==> flow/design.v <==
`timescale 1ns / 1ps
module cordic_sin(
    I_rst_n,         
    I_clk,           
    I_phase,         
    O_cos,           
    O_sin           
    );
    input wire I_rst_n;
    input wire I_clk;
    input wire [14 - 1: 0] I_phase;
    output reg [14 - 1: 0] O_cos ;
    output reg [14 - 1: 0] O_sin ;
    wire [14 - 1: 0] S_cos_0 = 14'd4477;
    wire [14 - 1: 0] S_sin_0 = 0;
    reg [14 - 1: 0] R_cos_1 ;
    reg [14 - 1: 0] R_sin_1 ;
    reg [14 - 1: 0] R_phs_1 ;
    reg [14 - 1: 0] R_cos_2 ;
    reg [14 - 1: 0] R_sin_2 ;
    reg [14 - 1: 0] R_phs_2 ;
    reg [14 - 1: 0] R_cos_3 ;
    reg [14 - 1: 0] R_sin_3 ;
    reg [14 - 1: 0] R_phs_3 ;
    reg [14 - 1: 0] R_cos_4 ;
    reg [14 - 1: 0] R_sin_4 ;
    reg [14 - 1: 0] R_phs_4 ;
    reg [14 - 1: 0] R_cos_5 ;
    reg [14 - 1: 0] R_sin_5 ;
    reg [14 - 1: 0] R_phs_5 ;
    reg [14 - 1: 0] R_cos_6 ;
    reg [14 - 1: 0] R_sin_6 ;
    reg [14 - 1: 0] R_phs_6 ;
    reg [14 - 1: 0] R_cos_7 ;
    reg [14 - 1: 0] R_sin_7 ;
    reg [14 - 1: 0] R_phs_7 ;
    reg [14 - 1: 0] R_cos_8 ;
    reg [14 - 1: 0] R_sin_8 ;
    reg [14 - 1: 0] R_phs_8 ;
    reg [14 - 1: 0] R_cos_9 ;
    reg [14 - 1: 0] R_sin_9 ;
    reg [14 - 1: 0] R_phs_9 ;
    reg [14 - 1: 0] R_cos_10 ;
    reg [14 - 1: 0] R_sin_10 ;
    reg [14 - 1: 0] R_phs_10 ;
    reg [14 - 1: 0] R_cos_11 ;
    reg [14 - 1: 0] R_sin_11 ;
    reg [14 - 1: 0] R_phs_11 ;
    reg [14 - 1: 0] R_cos_12 ;
    reg [14 - 1: 0] R_sin_12 ;
    reg [14 - 1: 0] R_phs_12 ;
    always@(posedge I_clk)
    begin
        if (I_rst_n == 1'b0) begin
            R_cos_1 <= 0;
            R_sin_1 <= 0;
            R_phs_1 <= 0;  
        end
        else begin
            if (I_phase[14 - 1] == 1'b0) begin
                R_cos_1 <= S_cos_0;
                R_sin_1 <= S_sin_0 + S_cos_0;
                R_phs_1 <= I_phase - 14'd1024;
            end
            else begin
                R_cos_1 <= S_cos_0;          
                R_sin_1 <= S_sin_0 - S_cos_0;          
                R_phs_1 <= I_phase + 14'd1024;
            end
        end
    end
    always@(posedge I_clk)                           
    begin                                            
        if (I_rst_n == 1'b0) begin                   
            R_cos_2 <= 0;                            
            R_sin_2 <= 0;                            
            R_phs_2 <= 0;                            
        end                                          
        else begin                                   
            if (R_phs_1[14 - 1] == 1'b0) begin
                R_cos_2 <= R_cos_1 - {R_sin_1[14-1],R_sin_1[14 - 1:1]};                
                R_sin_2 <= R_sin_1 + {R_cos_1[14-1],R_cos_1[14 - 1:1]};                   
                R_phs_2 <= R_phs_1 - 14'd605;        
            end                                      
            else begin                               
                R_cos_2 <= R_cos_1 + {R_sin_1[14-1],R_sin_1[14 - 1:1]};             
                R_sin_2 <= R_sin_1 - {R_cos_1[14-1],R_cos_1[14 - 1:1]};                   
                R_phs_2 <= R_phs_1 + 14'd605;        
            end                                      
        end                                          
    end
    always@(posedge I_clk)                                                           
    begin                                                                            
        if (I_rst_n == 1'b0) begin                                                   
            R_cos_3 <= 0;                                                            
            R_sin_3 <= 0;                                                            
            R_phs_3 <= 0;                                                            
        end                                                                          
        else begin                                                                   
            if (R_phs_2[14 - 1] == 1'b0) begin                                
                R_cos_3 <= R_cos_2 - {R_sin_2[14-1],R_sin_2[14-1],R_sin_2[14 - 1:2]};
                R_sin_3 <= R_sin_2 + {R_cos_2[14-1],R_cos_2[14-1],R_cos_2[14 - 1:2]};
                R_phs_3 <= R_phs_2 - 14'd319;                                        
            end                                                                      
            else begin                                                               
                R_cos_3 <= R_cos_2 + {R_sin_2[14-1],R_sin_2[14-1],R_sin_2[14 - 1:2]};
                R_sin_3 <= R_sin_2 - {R_cos_2[14-1],R_cos_2[14-1],R_cos_2[14 - 1:2]};
                R_phs_3 <= R_phs_2 + 14'd319;                                        
            end                                                                      
        end                                                                          
    end
    always@(posedge I_clk)                                                                                
    begin                                                                                                 
        if (I_rst_n == 1'b0) begin                                                                        
            R_cos_4 <= 0;                                                                                 
            R_sin_4 <= 0;                                                                                 
            R_phs_4 <= 0;                                                                                 
        end                                                                                               
        else begin                                                                                        
            if (R_phs_3[14 - 1] == 1'b0) begin                                                     
                R_cos_4 <= R_cos_3 - {R_sin_3[14-1],R_sin_3[14-1],R_sin_3[14-1],R_sin_3[14 - 1:3]};
                R_sin_4 <= R_sin_3 + {R_cos_3[14-1],R_cos_3[14-1],R_cos_3[14-1],R_cos_3[14 - 1:3]};
                R_phs_4 <= R_phs_3 - 14'd162;                                                             
            end                                                                                           
            else begin                                                                                    
                R_cos_4 <= R_cos_3 + {R_sin_3[14-1],R_sin_3[14-1],R_sin_3[14-1],R_sin_3[14 - 1:3]};
                R_sin_4 <= R_sin_3 - {R_cos_3[14-1],R_cos_3[14-1],R_cos_3[14-1],R_cos_3[14 - 1:3]};
                R_phs_4 <= R_phs_3 + 14'd162;                                                             
            end                                                                                           
        end                                                                                               
    end
    always@(posedge I_clk)                                                                                                     
    begin                                                                                                                      
        if (I_rst_n == 1'b0) begin                                                                                             
            R_cos_5 <= 0;                                                                                                      
            R_sin_5 <= 0;                                                                                                      
            R_phs_5 <= 0;                                                                                                      
        end                                                                                                                    
        else begin                                                                                                             
            if (R_phs_4[14 - 1] == 1'b0) begin                                                                          
                R_cos_5 <= R_cos_4 - {R_sin_4[14-1],R_sin_4[14-1],R_sin_4[14-1],R_sin_4[14-1],R_sin_4[14 - 1:4]};
                R_sin_5 <= R_sin_4 + {R_cos_4[14-1],R_cos_4[14-1],R_cos_4[14-1],R_cos_4[14-1],R_cos_4[14 - 1:4]};
                R_phs_5 <= R_phs_4 - 14'd81;                                                                                  
            end                                                                                                                
            else begin                                                                                                         
                R_cos_5 <= R_cos_4 + {R_sin_4[14-1],R_sin_4[14-1],R_sin_4[14-1],R_sin_4[14-1],R_sin_4[14 - 1:4]};
                R_sin_5 <= R_sin_4 - {R_cos_4[14-1],R_cos_4[14-1],R_cos_4[14-1],R_cos_4[14-1],R_cos_4[14 - 1:4]};
                R_phs_5 <= R_phs_4 + 14'd81;                                                                                  
            end                                                                                                                
        end                                                                                                                    
    end
    always@(posedge I_clk)                                                                                                                          
    begin                                                                                                                                           
        if (I_rst_n == 1'b0) begin                                                                                                                  
            R_cos_6 <= 0;                                                                                                                           
            R_sin_6 <= 0;                                                                                                                           
            R_phs_6 <= 0;                                                                                                                           
        end                                                                                                                                         
        else begin                                                                                                                                  
            if (R_phs_5[14 - 1] == 1'b0) begin                                                                                               
                R_cos_6 <= R_cos_5 - {R_sin_5[14-1],R_sin_5[14-1],R_sin_5[14-1],R_sin_5[14-1],R_sin_5[14-1],R_sin_5[14 - 1:5]};
                R_sin_6 <= R_sin_5 + {R_cos_5[14-1],R_cos_5[14-1],R_cos_5[14-1],R_cos_5[14-1],R_cos_5[14-1],R_cos_5[14 - 1:5]};
                R_phs_6 <= R_phs_5 - 14'd41;                                                                                                       
            end                                                                                                                                     
            else begin                                                                                                                              
                R_cos_6 <= R_cos_5 + {R_sin_5[14-1],R_sin_5[14-1],R_sin_5[14-1],R_sin_5[14-1],R_sin_5[14-1],R_sin_5[14 - 1:5]};
                R_sin_6 <= R_sin_5 - {R_cos_5[14-1],R_cos_5[14-1],R_cos_5[14-1],R_cos_5[14-1],R_cos_5[14-1],R_cos_5[14 - 1:5]};
                R_phs_6 <= R_phs_5 + 14'd41;                                                                                                       
            end                                                                                                                                     
        end                                                                                                                                         
    end
    always@(posedge I_clk)                                                                                                                                                
    begin                                                                                                                                                                 
        if (I_rst_n == 1'b0) begin                                                                                                                                        
            R_cos_7 <= 0;                                                                                                                                                 
            R_sin_7 <= 0;                                                                                                                                                 
            R_phs_7 <= 0;                                                                                                                                                 
        end                                                                                                                                                               
        else begin                                                                                                                                                        
            if (R_phs_6[14 - 1] == 1'b0) begin                                                                                                                     
                R_cos_7 <= R_cos_6 - {R_sin_6[14-1],R_sin_6[14-1],R_sin_6[14-1],R_sin_6[14-1],R_sin_6[14-1],R_sin_6[14-1],R_sin_6[14 - 1:6]}; 
                R_sin_7 <= R_sin_6 + {R_cos_6[14-1],R_cos_6[14-1],R_cos_6[14-1],R_cos_6[14-1],R_cos_6[14-1],R_cos_6[14-1],R_cos_6[14 - 1:6]}; 
                R_phs_7 <= R_phs_6 - 14'd20;                                                                                                                             
            end                                                                                                                                                           
            else begin                                                                                                                                                    
                R_cos_7 <= R_cos_6 + {R_sin_6[14-1],R_sin_6[14-1],R_sin_6[14-1],R_sin_6[14-1],R_sin_6[14-1],R_sin_6[14-1],R_sin_6[14 - 1:6]}; 
                R_sin_7 <= R_sin_6 - {R_cos_6[14-1],R_cos_6[14-1],R_cos_6[14-1],R_cos_6[14-1],R_cos_6[14-1],R_cos_6[14-1],R_cos_6[14 - 1:6]}; 
                R_phs_7 <= R_phs_6 + 14'd20;                                                                                                                             
            end                                                                                                                                                           
        end                                                                                                                                                               
    end                                                                                                                                                                   
    always@(posedge I_clk)                                                                                                                                                                    
    begin                                                                                                                                                                                     
        if (I_rst_n == 1'b0) begin                                                                                                                                                            
            R_cos_8 <= 0;                                                                                                                                                                     
            R_sin_8 <= 0;                                                                                                                                                                     
            R_phs_8 <= 0;                                                                                                                                                                     
        end                                                                                                                                                                                   
        else begin                                                                                                                                                                            
            if (R_phs_7[14 - 1] == 1'b0) begin                                                                                                                                         
                R_cos_8 <= R_cos_7 - {R_sin_7[14-1],R_sin_7[14-1],R_sin_7[14-1],R_sin_7[14-1],R_sin_7[14-1],R_sin_7[14-1],R_sin_7[14-1],R_sin_7[14 - 1:7]};
                R_sin_8 <= R_sin_7 + {R_cos_7[14-1],R_cos_7[14-1],R_cos_7[14-1],R_cos_7[14-1],R_cos_7[14-1],R_cos_7[14-1],R_cos_7[14-1],R_cos_7[14 - 1:7]};
                R_phs_8 <= R_phs_7 - 14'd10;                                                                                                                                                 
            end                                                                                                                                                                               
            else begin                                                                                                                                                                        
                R_cos_8 <= R_cos_7 + {R_sin_7[14-1],R_sin_7[14-1],R_sin_7[14-1],R_sin_7[14-1],R_sin_7[14-1],R_sin_7[14-1],R_sin_7[14-1],R_sin_7[14 - 1:7]};
                R_sin_8 <= R_sin_7 - {R_cos_7[14-1],R_cos_7[14-1],R_cos_7[14-1],R_cos_7[14-1],R_cos_7[14-1],R_cos_7[14-1],R_cos_7[14-1],R_cos_7[14 - 1:7]};
                R_phs_8 <= R_phs_7 + 14'd10;                                                                                                                                                 
            end                                                                                                                                                                               
        end                                                                                                                                                                                   
    end 
    always@(posedge I_clk)                                                                                                                                                                                                     
    begin                                                                                                                                                                                                                      
        if (I_rst_n == 1'b0) begin                                                                                                                                                                                             
            R_cos_9 <= 0;                                                                                                                                                                                                      
            R_sin_9 <= 0;                                                                                                                                                                                                      
            R_phs_9 <= 0;                                                                                                                                                                                                      
        end                                                                                                                                                                                                                    
        else begin                                                                                                                                                                                                             
            if (R_phs_8[14 - 1] == 1'b0) begin                                                                                                                                                                          
                R_cos_9 <= R_cos_8 - {R_sin_8[14-1],R_sin_8[14-1],R_sin_8[14-1],R_sin_8[14-1],R_sin_8[14-1],R_sin_8[14-1],R_sin_8[14-1],R_sin_8[14-1],R_sin_8[14 - 1:8]};            
                R_sin_9 <= R_sin_8 + {R_cos_8[14-1],R_cos_8[14-1],R_cos_8[14-1],R_cos_8[14-1],R_cos_8[14-1],R_cos_8[14-1],R_cos_8[14-1],R_cos_8[14-1],R_cos_8[14 - 1:8]};            
                R_phs_9 <= R_phs_8 - 14'd5;                                                                                                                                                                                  
            end                                                                                                                                                                                                                
            else begin                                                                                                                                                                                                         
                R_cos_9 <= R_cos_8 + {R_sin_8[14-1],R_sin_8[14-1],R_sin_8[14-1],R_sin_8[14-1],R_sin_8[14-1],R_sin_8[14-1],R_sin_8[14-1],R_sin_8[14-1],R_sin_8[14 - 1:8]};             
                R_sin_9 <= R_sin_8 - {R_cos_8[14-1],R_cos_8[14-1],R_cos_8[14-1],R_cos_8[14-1],R_cos_8[14-1],R_cos_8[14-1],R_cos_8[14-1],R_cos_8[14-1],R_cos_8[14 - 1:8]};             
                R_phs_9 <= R_phs_8 + 14'd5;                                                                                                                                                                                  
            end                                                                                                                                                                                                                
        end                                                                                                                                                                                                                    
    end
    always@(posedge I_clk)                                                                                                                                                                                                                       
    begin                                                                                                                                                                                                                                        
        if (I_rst_n == 1'b0) begin                                                                                                                                                                                                               
            R_cos_10 <= 0;                                                                                                                                                                                                                        
            R_sin_10 <= 0;                                                                                                                                                                                                                        
            R_phs_10 <= 0;                                                                                                                                                                                                                        
        end                                                                                                                                                                                                                                      
        else begin                                                                                                                                                                                                                               
            if (R_phs_9[14 - 1] == 1'b0) begin                                                                                                                                                                                            
                R_cos_10 <= R_cos_9 - {R_sin_9[14-1],R_sin_9[14-1],R_sin_9[14-1],R_sin_9[14-1],R_sin_9[14-1],R_sin_9[14-1],R_sin_9[14-1],R_sin_9[14-1],R_sin_9[14-1],R_sin_9[14 - 1:9]};         
                R_sin_10 <= R_sin_9 + {R_cos_9[14-1],R_cos_9[14-1],R_cos_9[14-1],R_cos_9[14-1],R_cos_9[14-1],R_cos_9[14-1],R_cos_9[14-1],R_cos_9[14-1],R_cos_9[14-1],R_cos_9[14 - 1:9]};         
                R_phs_10 <= R_phs_9 - 14'd3;                                                                                                                                                                                                    
            end                                                                                                                                                                                                                                  
            else begin                                                                                                                                                                                                                           
                R_cos_10 <= R_cos_9 + {R_sin_9[14-1],R_sin_9[14-1],R_sin_9[14-1],R_sin_9[14-1],R_sin_9[14-1],R_sin_9[14-1],R_sin_9[14-1],R_sin_9[14-1],R_sin_9[14-1],R_sin_9[14 - 1:9]};          
                R_sin_10 <= R_sin_9 - {R_cos_9[14-1],R_cos_9[14-1],R_cos_9[14-1],R_cos_9[14-1],R_cos_9[14-1],R_cos_9[14-1],R_cos_9[14-1],R_cos_9[14-1],R_cos_9[14-1],R_cos_9[14 - 1:9]};          
                R_phs_10 <= R_phs_9 + 14'd3;                                                                                                                                                                                                    
            end                                                                                                                                                                                                                                  
        end                                                                                                                                                                                                                                      
    end                                                                                                                                                                                                                                                        
    always@(posedge I_clk)                                                                                                                                                                                                                                     
    begin                                                                                                                                                                                                                                                      
        if (I_rst_n == 1'b0) begin                                                                                                                                                                                                                             
            R_cos_11 <= 0;                                                                                                                                                                                                                                     
            R_sin_11 <= 0;                                                                                                                                                                                                                                     
            R_phs_11 <= 0;                                                                                                                                                                                                                                     
        end                                                                                                                                                                                                                                                    
        else begin                                                                                                                                                                                                                                             
            if (R_phs_10[14 - 1] == 1'b0) begin                                                                                                                                                                                                          
                R_cos_11 <= R_cos_10 - {R_sin_10[14-1],R_sin_10[14-1],R_sin_10[14-1],R_sin_10[14-1],R_sin_10[14-1],R_sin_10[14-1],R_sin_10[14-1],R_sin_10[14-1],R_sin_10[14-1],R_sin_10[14-1],R_sin_10[14 - 1:10]}; 
                R_sin_11 <= R_sin_10 + {R_cos_10[14-1],R_cos_10[14-1],R_cos_10[14-1],R_cos_10[14-1],R_cos_10[14-1],R_cos_10[14-1],R_cos_10[14-1],R_cos_10[14-1],R_cos_10[14-1],R_cos_10[14-1],R_cos_10[14 - 1:10]}; 
                R_phs_11 <= R_phs_10 - 14'd1;                                                                                                                                                                                                                
            end                                                                                                                                                                                                                                                
            else begin                                                                                                                                                                                                                                         
                R_cos_11 <= R_cos_10 + {R_sin_10[14-1],R_sin_10[14-1],R_sin_10[14-1],R_sin_10[14-1],R_sin_10[14-1],R_sin_10[14-1],R_sin_10[14-1],R_sin_10[14-1],R_sin_10[14-1],R_sin_10[14-1],R_sin_10[14 - 1:10]};
                R_sin_11 <= R_sin_10 - {R_cos_10[14-1],R_cos_10[14-1],R_cos_10[14-1],R_cos_10[14-1],R_cos_10[14-1],R_cos_10[14-1],R_cos_10[14-1],R_cos_10[14-1],R_cos_10[14-1],R_cos_10[14-1],R_cos_10[14 - 1:10]};
                R_phs_11 <= R_phs_10 + 14'd1;                                                                                                                                                                                                                
            end                                                                                                                                                                                                                                                
        end                                                                                                                                                                                                                                                    
    end                                                                                                                                                                                                                                                                                                                                                          
    always@(posedge I_clk)                                                                                                                                                                                                                                     
    begin                                                                                                                                                                                                                                                      
        if (I_rst_n == 1'b0) begin                                                                                                                                                                                                                             
            R_cos_12 <= 0;                                                                                                                                                                                                                                     
            R_sin_12 <= 0;                                                                                                                                                                                                                                     
            R_phs_12 <= 0;                                                                                                                                                                                                                                     
        end                                                                                                                                                                                                                                                    
        else begin                                                                                                                                                                                                                                             
            if (R_phs_11[14 - 1] == 1'b0) begin                                                                                                                                                                                                          
                R_cos_12 <= R_cos_11 - {R_sin_11[14-1],R_sin_11[14-1],R_sin_11[14-1],R_sin_11[14-1],R_sin_11[14-1],R_sin_11[14-1],R_sin_11[14-1],R_sin_11[14-1],R_sin_11[14-1],R_sin_11[14-1],R_sin_11[14-1],R_sin_11[14 - 1:11]}; 
                R_sin_12 <= R_sin_11 + {R_cos_11[14-1],R_cos_11[14-1],R_cos_11[14-1],R_cos_11[14-1],R_cos_11[14-1],R_cos_11[14-1],R_cos_11[14-1],R_cos_11[14-1],R_cos_11[14-1],R_cos_11[14-1],R_cos_11[14-1],R_cos_11[14 - 1:11]}; 
                R_phs_12 <= R_phs_11 - 14'd1;                                                                                                                                                                                                                
            end                                                                                                                                                                                                                                                
            else begin                                                                                                                                                                                                                                         
                R_cos_12 <= R_cos_11 + {R_sin_11[14-1],R_sin_11[14-1],R_sin_11[14-1],R_sin_11[14-1],R_sin_11[14-1],R_sin_11[14-1],R_sin_11[14-1],R_sin_11[14-1],R_sin_11[14-1],R_sin_11[14-1],R_sin_11[14-1],R_sin_11[14 - 1:11]};
                R_sin_12 <= R_sin_11 - {R_cos_11[14-1],R_cos_11[14-1],R_cos_11[14-1],R_cos_11[14-1],R_cos_11[14-1],R_cos_11[14-1],R_cos_11[14-1],R_cos_11[14-1],R_cos_11[14-1],R_cos_11[14-1],R_cos_11[14-1],R_cos_11[14 - 1:11]};
                R_phs_12 <= R_phs_11 + 14'd1;                                                                                                                                                                                                                
            end                                                                                                                                                                                                                                                
        end                                                                                                                                                                                                                                                    
    end
    always@(posedge I_clk)                                                                                                                                                                                                                                     
    begin                                                                                                                                                                                                                                                      
        if (I_rst_n == 1'b0) begin                                                                                                                                                                                                                             
            O_cos <= 0;                                                                                                                                                                                                                                     
            O_sin <= 0;                                                                                                                                                                                                                                                                                                                                                                                                                                                                         
        end                                                                                                                                                                                                                                                    
        else begin                                                                                                                                                                                                                                             
            if (R_phs_12[14 - 1] == 1'b0) begin                                                                                                                                                                                                          
                O_cos <= R_cos_12 - {R_sin_12[14-1],R_sin_12[14-1],R_sin_12[14-1],R_sin_12[14-1],R_sin_12[14-1],R_sin_12[14-1],R_sin_12[14-1],R_sin_12[14-1],R_sin_12[14-1],R_sin_12[14-1],R_sin_12[14-1],R_sin_12[14-1],R_sin_12[14 - 1:12]}; 
                O_sin <= R_sin_12 + {R_cos_12[14-1],R_cos_12[14-1],R_cos_12[14-1],R_cos_12[14-1],R_cos_12[14-1],R_cos_12[14-1],R_cos_12[14-1],R_cos_12[14-1],R_cos_12[14-1],R_cos_12[14-1],R_cos_12[14-1],R_cos_12[14-1],R_cos_12[14 - 1:12]};                                                                                                                                                                                                             
            end                                                                                                                                                                                                                                                
            else begin                                                                                                                                                                                                                                         
                O_cos <= R_cos_12 + {R_sin_12[14-1],R_sin_12[14-1],R_sin_12[14-1],R_sin_12[14-1],R_sin_12[14-1],R_sin_12[14-1],R_sin_12[14-1],R_sin_12[14-1],R_sin_12[14-1],R_sin_12[14-1],R_sin_12[14-1],R_sin_12[14-1],R_sin_12[14 - 1:12]};
                O_sin <= R_sin_12 - {R_cos_12[14-1],R_cos_12[14-1],R_cos_12[14-1],R_cos_12[14-1],R_cos_12[14-1],R_cos_12[14-1],R_cos_12[14-1],R_cos_12[14-1],R_cos_12[14-1],R_cos_12[14-1],R_cos_12[14-1],R_cos_12[14-1],R_cos_12[14 - 1:12]};                                                                                                                                                                                                          
            end                                                                                                                                                                                                                                                
        end                                                                                                                                                                                                                                                    
    end
endmodule
`timescale 1ns / 1ps
module cordic_native(
    I_rst_n,                 
    I_clk,                   
    I_init_phase,            
    I_change_phase,           
    I_inc_phase,             
    O_cos,                   
    O_sin                    
    );
    input wire I_rst_n;
    input wire I_clk;
    input wire [14 - 1: 0] I_init_phase;
    input wire I_change_phase;
    input wire [14 - 1: 0] I_inc_phase;
    output reg [14 - 1: 0] O_cos;
    output reg [14 - 1: 0] O_sin;
    reg [14 - 1: 0] R_current_phase ;
    wire [14 - 1: 0] S_cos;
    wire [14 - 1: 0] S_sin;
    parameter DIR_FWD = 1'b0;
    parameter DIR_BAK = 1'b1;
    reg R_phase_dir ;
    reg R_cos_dir ;
    parameter MAX_PHASE = 14'd2047;
    parameter MIN_PHASE = -14'd2048;
    wire S_reach_top;  
    assign S_reach_top = (R_current_phase[14 - 1]==0)&&(R_current_phase + I_inc_phase > MAX_PHASE);
    wire S_reach_bottom;  
    assign S_reach_bottom = (R_current_phase[14 - 1]==1)&&(R_current_phase - I_inc_phase < MIN_PHASE);
    always@(posedge I_clk)
    begin
        if (I_rst_n == 0) R_phase_dir <= DIR_FWD;
        else begin
            if (R_phase_dir == DIR_FWD)
                if (S_reach_top) R_phase_dir <= DIR_BAK;
                else R_phase_dir <= DIR_FWD;
            else  
            begin
                if (S_reach_bottom) R_phase_dir <= DIR_FWD;
                else R_phase_dir <= DIR_BAK;
            end
        end
    end
    always @(posedge I_clk)
    begin
        if (I_rst_n == 0) R_current_phase <= I_init_phase;
        else if (I_change_phase == 1'b1) R_current_phase <= I_init_phase;
        else 
            case(R_phase_dir)
            DIR_FWD: if (S_reach_top) R_current_phase <= MAX_PHASE - (R_current_phase + I_inc_phase - MAX_PHASE);
                     else R_current_phase <= R_current_phase + I_inc_phase;
            DIR_BAK: if (S_reach_bottom) R_current_phase <= MIN_PHASE + (R_current_phase - I_inc_phase - MIN_PHASE);
                     else R_current_phase <= R_current_phase - I_inc_phase;
            endcase
    end 
    cordic_sin cordic_sin_inst(
       .I_rst_n(I_rst_n),         
       .I_clk(I_clk),           
       .I_phase(R_current_phase),         
       .O_cos(S_cos),           
       .O_sin(S_sin)           
       );
   reg [13-1:0] R_dir_delay ;
   always @(posedge I_clk)
   begin
       R_dir_delay[0] <= R_phase_dir;
       R_dir_delay[1] <= R_dir_delay[0];
       R_dir_delay[2] <= R_dir_delay[1];
       R_dir_delay[3] <= R_dir_delay[2];
       R_dir_delay[4] <= R_dir_delay[3];
       R_dir_delay[5] <= R_dir_delay[4];
       R_dir_delay[6] <= R_dir_delay[5];
       R_dir_delay[7] <= R_dir_delay[6];
       R_dir_delay[8] <= R_dir_delay[7];
       R_dir_delay[9] <= R_dir_delay[8];
       R_dir_delay[10] <= R_dir_delay[9];
       R_dir_delay[11] <= R_dir_delay[10];
       R_dir_delay[12] <= R_dir_delay[11];
       R_cos_dir <= R_dir_delay[12];
   end
   always @(posedge I_clk)
   begin
       O_sin <= S_sin;
       if (R_cos_dir == DIR_FWD) O_cos <= S_cos;
       else O_cos <= -S_cos;
   end
endmodule
Lab notebook: cordic_native

### From RTL to reports: cordic_native

Each step is given for the RTL above and for the edited RTL.
"before" refers to lines of the RTL above, "after" to lines of the edited file.
"change" is "after" less "before", of the values as shown; "rel. change" is that difference over "before", in percent.
Cell names lack the library's common part.
The mark - stands for no value.

| inputs | value |
|---|---|
| design top | cordic_native |
| clock | I_clk |
| library | sky130hd |
| timing corner | tt_025C_1v80 |

### Edit of the RTL

The edit as a unified diff against the file above.
This change comes from a script, not from a designer. The edited design behaves differently; no optimisation was intended.

```diff
@@ -358,5 +358,5 @@
         else 
             case(R_phase_dir)
-            DIR_FWD: if (S_reach_top) R_current_phase <= MAX_PHASE - (R_current_phase + I_inc_phase - MAX_PHASE);
+            DIR_FWD: if (S_reach_top) R_current_phase <= MAX_PHASE - (R_current_phase + I_inc_phase + MAX_PHASE);
                      else R_current_phase <= R_current_phase + I_inc_phase;
             DIR_BAK: if (S_reach_bottom) R_current_phase <= MIN_PHASE + (R_current_phase - I_inc_phase - MIN_PHASE);
```

### Elaborated design

Source: Yosys, flattened and elaborated, memories not mapped. Widths are those after wreduce; folded enables and synchronous resets count as part of the registers. Registers that Yosys merges into a memory's read port (data or address) are not register bits. Print and check cells do not count. Equal cells are merged and count once.

Cells by class:

| item | before | after | change | rel. change (%) |
|---|---|---|---|---|
| bitwise operators | 2 | 2 | 0 | 0.00 |
| add/subtract/negate cells | 79 | 79 | 0 | 0.00 |
| reductions and logical operators | 2 | 2 | 0 | 0.00 |
| multiplexer cells | 47 | 47 | 0 | 0.00 |
| $lt $le $gt $ge | 2 | 2 | 0 | 0.00 |

Operators with widths:

| kind | before | after | change | rel. change (%) |
|---|---|---|---|---|
| subtractor 14 x 11 -> 14 bit (second input constant) | 2 | 1 | -1 | -50.00 |
| adder 14 x 11 -> 14 bit (second input constant) | 1 | 2 | +1 | +100.00 |

Operator kinds equal on both sides are left out: 34.

Bit counts:

| item | before | after | change | rel. change (%) |
|---|---|---|---|---|
| cells after elaboration | 176 | 176 | 0 | 0.00 |
| bits of input ports | 31 | 31 | 0 | 0.00 |
| bits in registers | 589 | 589 | 0 | 0.00 |

### Longest topological paths

Depth = most cells in a row (Yosys ltp): at word level without a register or memory, in the mapped netlist without a sequential cell, where the memories' decode and read muxes count.

Depth:

| item | before | after | change | rel. change (%) |
|---|---|---|---|---|
| word-level depth | 7 | 7 | 0 | 0.00 |
| ABC_AREA | 0 | 0 | - | - |
| gate-level depth with buffers | 16 | 16 | 0 | 0.00 |
| depth with buffers taken out | 16 | 16 | 0 | 0.00 |

### After synthesis

Source: synth_stat.txt of the flow (Yosys; design flattened, memories mapped). It holds for the ABC_AREA given above (unset counts as 0); a run with the other value may have another netlist.

Synthesis totals:

| item | before | after | change | rel. change (%) |
|---|---|---|---|---|
| mapped flip-flops | 551 | 551 | 0 | 0.00 |
| buffer cells | 104 | 110 | +6 | +5.77 |
| chip area (Yosys) (um^2) | 36094.6 | 37308.3 | +1213.7 | +3.36 |
| mapped cells | 4224 | 4212 | -12 | -0.28 |

Cell types:

| type | before | after | change | rel. change (%) |
|---|---|---|---|---|
| and2_1 | 71 | 421 | +350 | +492.96 |
| nor2_1 | 592 | 243 | -349 | -58.95 |
| a21o_1 | 75 | 196 | +121 | +161.33 |
| o21bai_1 | 123 | 48 | -75 | -60.98 |
| o21ai_0 | 203 | 146 | -57 | -28.08 |
| a21oi_1 | 350 | 302 | -48 | -13.71 |
| a211oi_1 | 52 | 12 | -40 | -76.92 |
| o41ai_1 | 11 | 50 | +39 | +354.55 |
| nor3_1 | 173 | 137 | -36 | -20.81 |
| xor2_1 | 161 | 191 | +30 | +18.63 |
| nor3b_1 | 42 | 12 | -30 | -71.43 |
| nor2b_1 | 39 | 67 | +28 | +71.79 |
| inv_1 | 275 | 249 | -26 | -9.45 |
| nand3_1 | 73 | 96 | +23 | +31.51 |
| nand2_1 | 119 | 140 | +21 | +17.65 |
| or3_1 | 51 | 30 | -21 | -41.18 |
| a31oi_1 | 17 | 38 | +21 | +123.53 |
| o21a_1 | 26 | 7 | -19 | -73.08 |

Cell types equal on both sides are left out: 11.
The list need not be complete.
The figures by module come from a second, unflattened synthesis with its own total; it is not the netlist above.

Second synthesis, totals:

| item | before | after | change | rel. change (%) |
|---|---|---|---|---|
| cell total of the unflattened synthesis | 4545 | 4556 | +11 | +0.24 |
| area (unflattened synthesis) (um^2) | 38619.5 | 38615.8 | -3.7 | -0.01 |

Rows give one instance, submodules left out.

By module, before:

| module | times used | cells | area (um^2) |
|---|---|---|---|
| cordic_sin | 1 | 4130 | 34989.8 |
| cordic_native | 1 | 415 | 3629.7 |

By module, after:

| module | times used | cells | area (um^2) |
|---|---|---|---|
| cordic_sin | 1 | 4130 | 34989.8 |
| cordic_native | 1 | 426 | 3626.0 |

### Timing after synthesis

Source: OpenSTA report_checks on the synthesized netlist (no wires, ideal clock, input and output delay 20% of the period each), path of least setup slack; recovery checks are left aside. Register names are those of the netlist, which keeps one name where synthesis merged equal registers.

Path post-synthesis:

| item | before | after | change | rel. change (%) |
|---|---|---|---|---|
| kind | input port to flip-flop | input port to flip-flop | - | - |
| from | input I_inc_phase[0] | input I_inc_phase[0] | - | - |
| to | register R_current_phase[1] | register R_current_phase[7] | - | - |
| path delay (ps) | 2527 | 2550 | +23 | +0.91 |
| slack (ps) | 1473 | 1450 | -23 | - |
| stages on the path | 12 | 13 | +1 | +8.33 |
| time at the first pin (ps) | 1000 | 1000 | 0 | 0.00 |
| data arrival time (ps) | 3458 | 3425 | -33 | -0.95 |
| input delay (ps) | 1000 | 1000 | 0 | 0.00 |
| period (ps) | 5000 | 5000 | 0 | 0.00 |
| library setup time (ps) | 69 | 125 | +56 | - |
| data required time (ps) | 4931 | 4875 | -56 | -1.14 |
| synthesis period reached (ps) | 3527 | 3550 | +23 | +0.65 |

"path delay" = arrival - input delay + setup time.
"stages on the path" counts driving pins, that of a launching flip-flop among them; a cell with two outputs on the path counts twice.
"synthesis period reached" = period - worst setup slack (recovery checks aside). The figure is calculated, with input and output delays left at 20% of the set period.
Between the ends stands the longest chain of elaborated cells between them, by number of cells; it is not shown to be the way that was timed. Of several equally long chains one is given.
A line is the first line of the expression or statement that the cell stems from. Yosys adds cells for indexed reads and writes and turns some case tables into memories.
A register here has more assigning lines than the two given.

| between the ends, post-synthesis, before | value |
|---|---|
| cell sequence | ha_1 -> inv_1 -> fa_1 -> o21ba_2 -> o211a_1 -> o21ai_0 -> a21oi_1 -> or3_4 -> a31oi_2 -> mux2_1 -> mux2_2 -> o21ai_1 |
| length of the longest elaborated chain | 7 |
| elaborated cells between the ends (all ways) | 15 |
| those cells by class | add/sub (6); compare (2); mux (5); reduce/logical (2) |

RTL lines, path post-synthesis, before:

| item | RTL line | source |
|---|---|---|
| from (decl) | 324 | `input wire [14 - 1: 0] I_inc_phase;` |
| subtractor 14 bit x2 | 362 | `DIR_BAK: if (S_reach_bottom) R_current_phase <= MIN_PHASE + (R_current_phase - I_inc_phase - MIN_PHASE);` |
| adder 14 bit | 362 |  |
| two-way mux 14 bit | 362 |  |
| parallel mux 14 bit (select 2 bit) | 359 | `case(R_phase_dir)` |
| two-way mux 14 bit | 357 | `else if (I_change_phase == 1'b1) R_current_phase <= I_init_phase;` |
| two-way mux 14 bit | 356 | `if (I_rst_n == 0) R_current_phase <= I_init_phase;` |
| to (assign) | 356 |  |
| to (assign) | 357 |  |
| to (decl) | 327 | `reg [14 - 1: 0] R_current_phase ;` |

| between the ends, post-synthesis, after | value |
|---|---|
| cell sequence | ha_1 -> inv_1 -> fa_1 -> or2_4 -> a211o_1 -> o2bb2ai_2 -> o31a_1 -> and2_4 -> a31oi_1 -> buf_4 -> o31ai_1 -> xnor2_1 -> o21ai_1 |
| length of the longest elaborated chain | 7 |
| elaborated cells between the ends (all ways) | 15 |
| those cells by class | add/sub (6); compare (2); mux (5); reduce/logical (2) |

RTL lines, path post-synthesis, after:

| item | RTL line | source |
|---|---|---|
| from (decl) | 324 | `input wire [14 - 1: 0] I_inc_phase;` |
| subtractor 14 bit x2 | 362 | `DIR_BAK: if (S_reach_bottom) R_current_phase <= MIN_PHASE + (R_current_phase - I_inc_phase - MIN_PHASE);` |
| adder 14 bit | 362 |  |
| two-way mux 14 bit | 362 |  |
| parallel mux 14 bit (select 2 bit) | 359 | `case(R_phase_dir)` |
| two-way mux 14 bit | 357 | `else if (I_change_phase == 1'b1) R_current_phase <= I_init_phase;` |
| two-way mux 14 bit | 356 | `if (I_rst_n == 0) R_current_phase <= I_init_phase;` |
| to (assign) | 356 |  |
| to (assign) | 357 |  |
| to (decl) | 327 | `reg [14 - 1: 0] R_current_phase ;` |

### Path in the finished layout

Path of least setup slack in the final report of the runs of pair A (OpenROAD, finished layout, wires in). Where an end is a register, its clock arrival counts in the times.
The report prints the path's times to 10 ps; the period is as set.

Path after layout:

| item | before | after | change | rel. change (%) |
|---|---|---|---|---|
| kind | input port to flip-flop | input port to flip-flop | - | - |
| from | input I_inc_phase[0] | input I_inc_phase[0] | - | - |
| to | register R_current_phase[1] | register R_current_phase[2] | - | - |
| slack (ps) | 570 | 580 | +10 | - |
| time at the first pin (ps) | 820 | 820 | 0 | 0.00 |
| input delay (ps) | 820 | 820 | 0 | 0.00 |
| library setup time (ps) | 70 | 110 | +40 | - |
| data arrival time (ps) | 4060 | 4000 | -60 | -1.48 |
| stages on the path | 14 | 14 | 0 | 0.00 |
| period (ps) | 4100 | 4100 | 0 | 0.00 |
| data required time (ps) | 4620 | 4580 | -40 | -0.87 |

Between the ends stands the longest chain of elaborated cells between them, by number of cells; it is not shown to be the way that was timed. Of several equally long chains one is given.
A register here has more assigning lines than the two given.

| between the ends, after layout, before | value |
|---|---|
| cell sequence | clkdlybuf4s50_1 -> ha_1 -> inv_1 -> fa_1 -> o21ba_2 -> o211a_1 -> o21ai_0 -> a21oi_1 -> or3_4 -> a31oi_2 -> buf_4 -> mux2_1 -> mux2_2 -> o21ai_1 |
| length of the longest elaborated chain | 7 |
| elaborated cells between the ends (all ways) | 15 |
| those cells by class | add/sub (6); compare (2); mux (5); reduce/logical (2) |

RTL lines, path after layout, before:

| item | RTL line | source |
|---|---|---|
| from (decl) | 324 | `input wire [14 - 1: 0] I_inc_phase;` |
| subtractor 14 bit x2 | 362 | `DIR_BAK: if (S_reach_bottom) R_current_phase <= MIN_PHASE + (R_current_phase - I_inc_phase - MIN_PHASE);` |
| adder 14 bit | 362 |  |
| two-way mux 14 bit | 362 |  |
| parallel mux 14 bit (select 2 bit) | 359 | `case(R_phase_dir)` |
| two-way mux 14 bit | 357 | `else if (I_change_phase == 1'b1) R_current_phase <= I_init_phase;` |
| two-way mux 14 bit | 356 | `if (I_rst_n == 0) R_current_phase <= I_init_phase;` |
| to (assign) | 356 |  |
| to (assign) | 357 |  |
| to (decl) | 327 | `reg [14 - 1: 0] R_current_phase ;` |

| between the ends, after layout, after | value |
|---|---|
| cell sequence | clkdlybuf4s50_1 -> ha_1 -> inv_1 -> fa_1 -> or2_4 -> a211o_1 -> o2bb2ai_2 -> a221oi_2 -> nand2_1 -> nor3_1 -> a211oi_1 -> buf_4 -> xnor2_1 -> o21ai_1 |
| length of the longest elaborated chain | 7 |
| elaborated cells between the ends (all ways) | 15 |
| those cells by class | add/sub (6); compare (2); mux (5); reduce/logical (2) |

RTL lines, path after layout, after:

| item | RTL line | source |
|---|---|---|
| from (decl) | 324 | `input wire [14 - 1: 0] I_inc_phase;` |
| subtractor 14 bit x2 | 362 | `DIR_BAK: if (S_reach_bottom) R_current_phase <= MIN_PHASE + (R_current_phase - I_inc_phase - MIN_PHASE);` |
| adder 14 bit | 362 |  |
| two-way mux 14 bit | 362 |  |
| parallel mux 14 bit (select 2 bit) | 359 | `case(R_phase_dir)` |
| two-way mux 14 bit | 357 | `else if (I_change_phase == 1'b1) R_current_phase <= I_init_phase;` |
| two-way mux 14 bit | 356 | `if (I_rst_n == 0) R_current_phase <= I_init_phase;` |
| to (assign) | 356 |  |
| to (assign) | 357 |  |
| to (decl) | 327 | `reg [14 - 1: 0] R_current_phase ;` |

### Flow runs

Both versions went through the flow (Yosys, OpenROAD) with the same settings in each pair. Constraints: input delay and output delay 20% of the set period each, output load 0.01 pF.

| flow settings, pair A | value |
|---|---|
| CORE_UTILIZATION | 40 |
| period_ns | 4.1 |
| CAP_MARGIN | 20 |
| CORE_MARGIN | 2 |
| SLEW_MARGIN | 20 |

Measured results, pair A:

| item | before | after | change | rel. change (%) |
|---|---|---|---|---|
| mapped cell area after synthesis (um^2) | 36094.6 | 37308.3 | +1213.7 | +3.36 |
| standard-cell area of the final layout (um^2) | 40435.0 | 41692.5 | +1257.5 | +3.11 |
| area inside the die boundary (um^2) | 92656.3 | 95728.4 | +3072.1 | +3.32 |
| setup slack of the worst path (ps) | 567 | 579 | +12 | - |
| final worst hold slack (ps) | 323 | 322 | -1 | - |

| flow settings, pair B | value |
|---|---|
| CORE_UTILIZATION | 50 |
| CTS_CLUSTER_SIZE | 88 |
| GPL_TIMING_DRIVEN | 1 |
| SETUP_SLACK_MARGIN | 0.72 |
| period_ns | 4.4 |
| CAP_MARGIN | 20 |
| CORE_MARGIN | 2 |
| SLEW_MARGIN | 20 |

Measured results, pair B:

| item | before | after | change | rel. change (%) |
|---|---|---|---|---|
| mapped cell area after synthesis (um^2) | 36094.6 | 37308.3 | +1213.7 | +3.36 |
| standard-cell area of the final layout (um^2) | 40082.2 | 41287.1 | +1204.9 | +3.01 |
| area inside the die boundary (um^2) | 74354.4 | 76817.7 | +2463.3 | +3.31 |
| setup slack of the worst path (ps) | 868 | 868 | 0 | - |
| final worst hold slack (ps) | 299 | 323 | +24 | - |
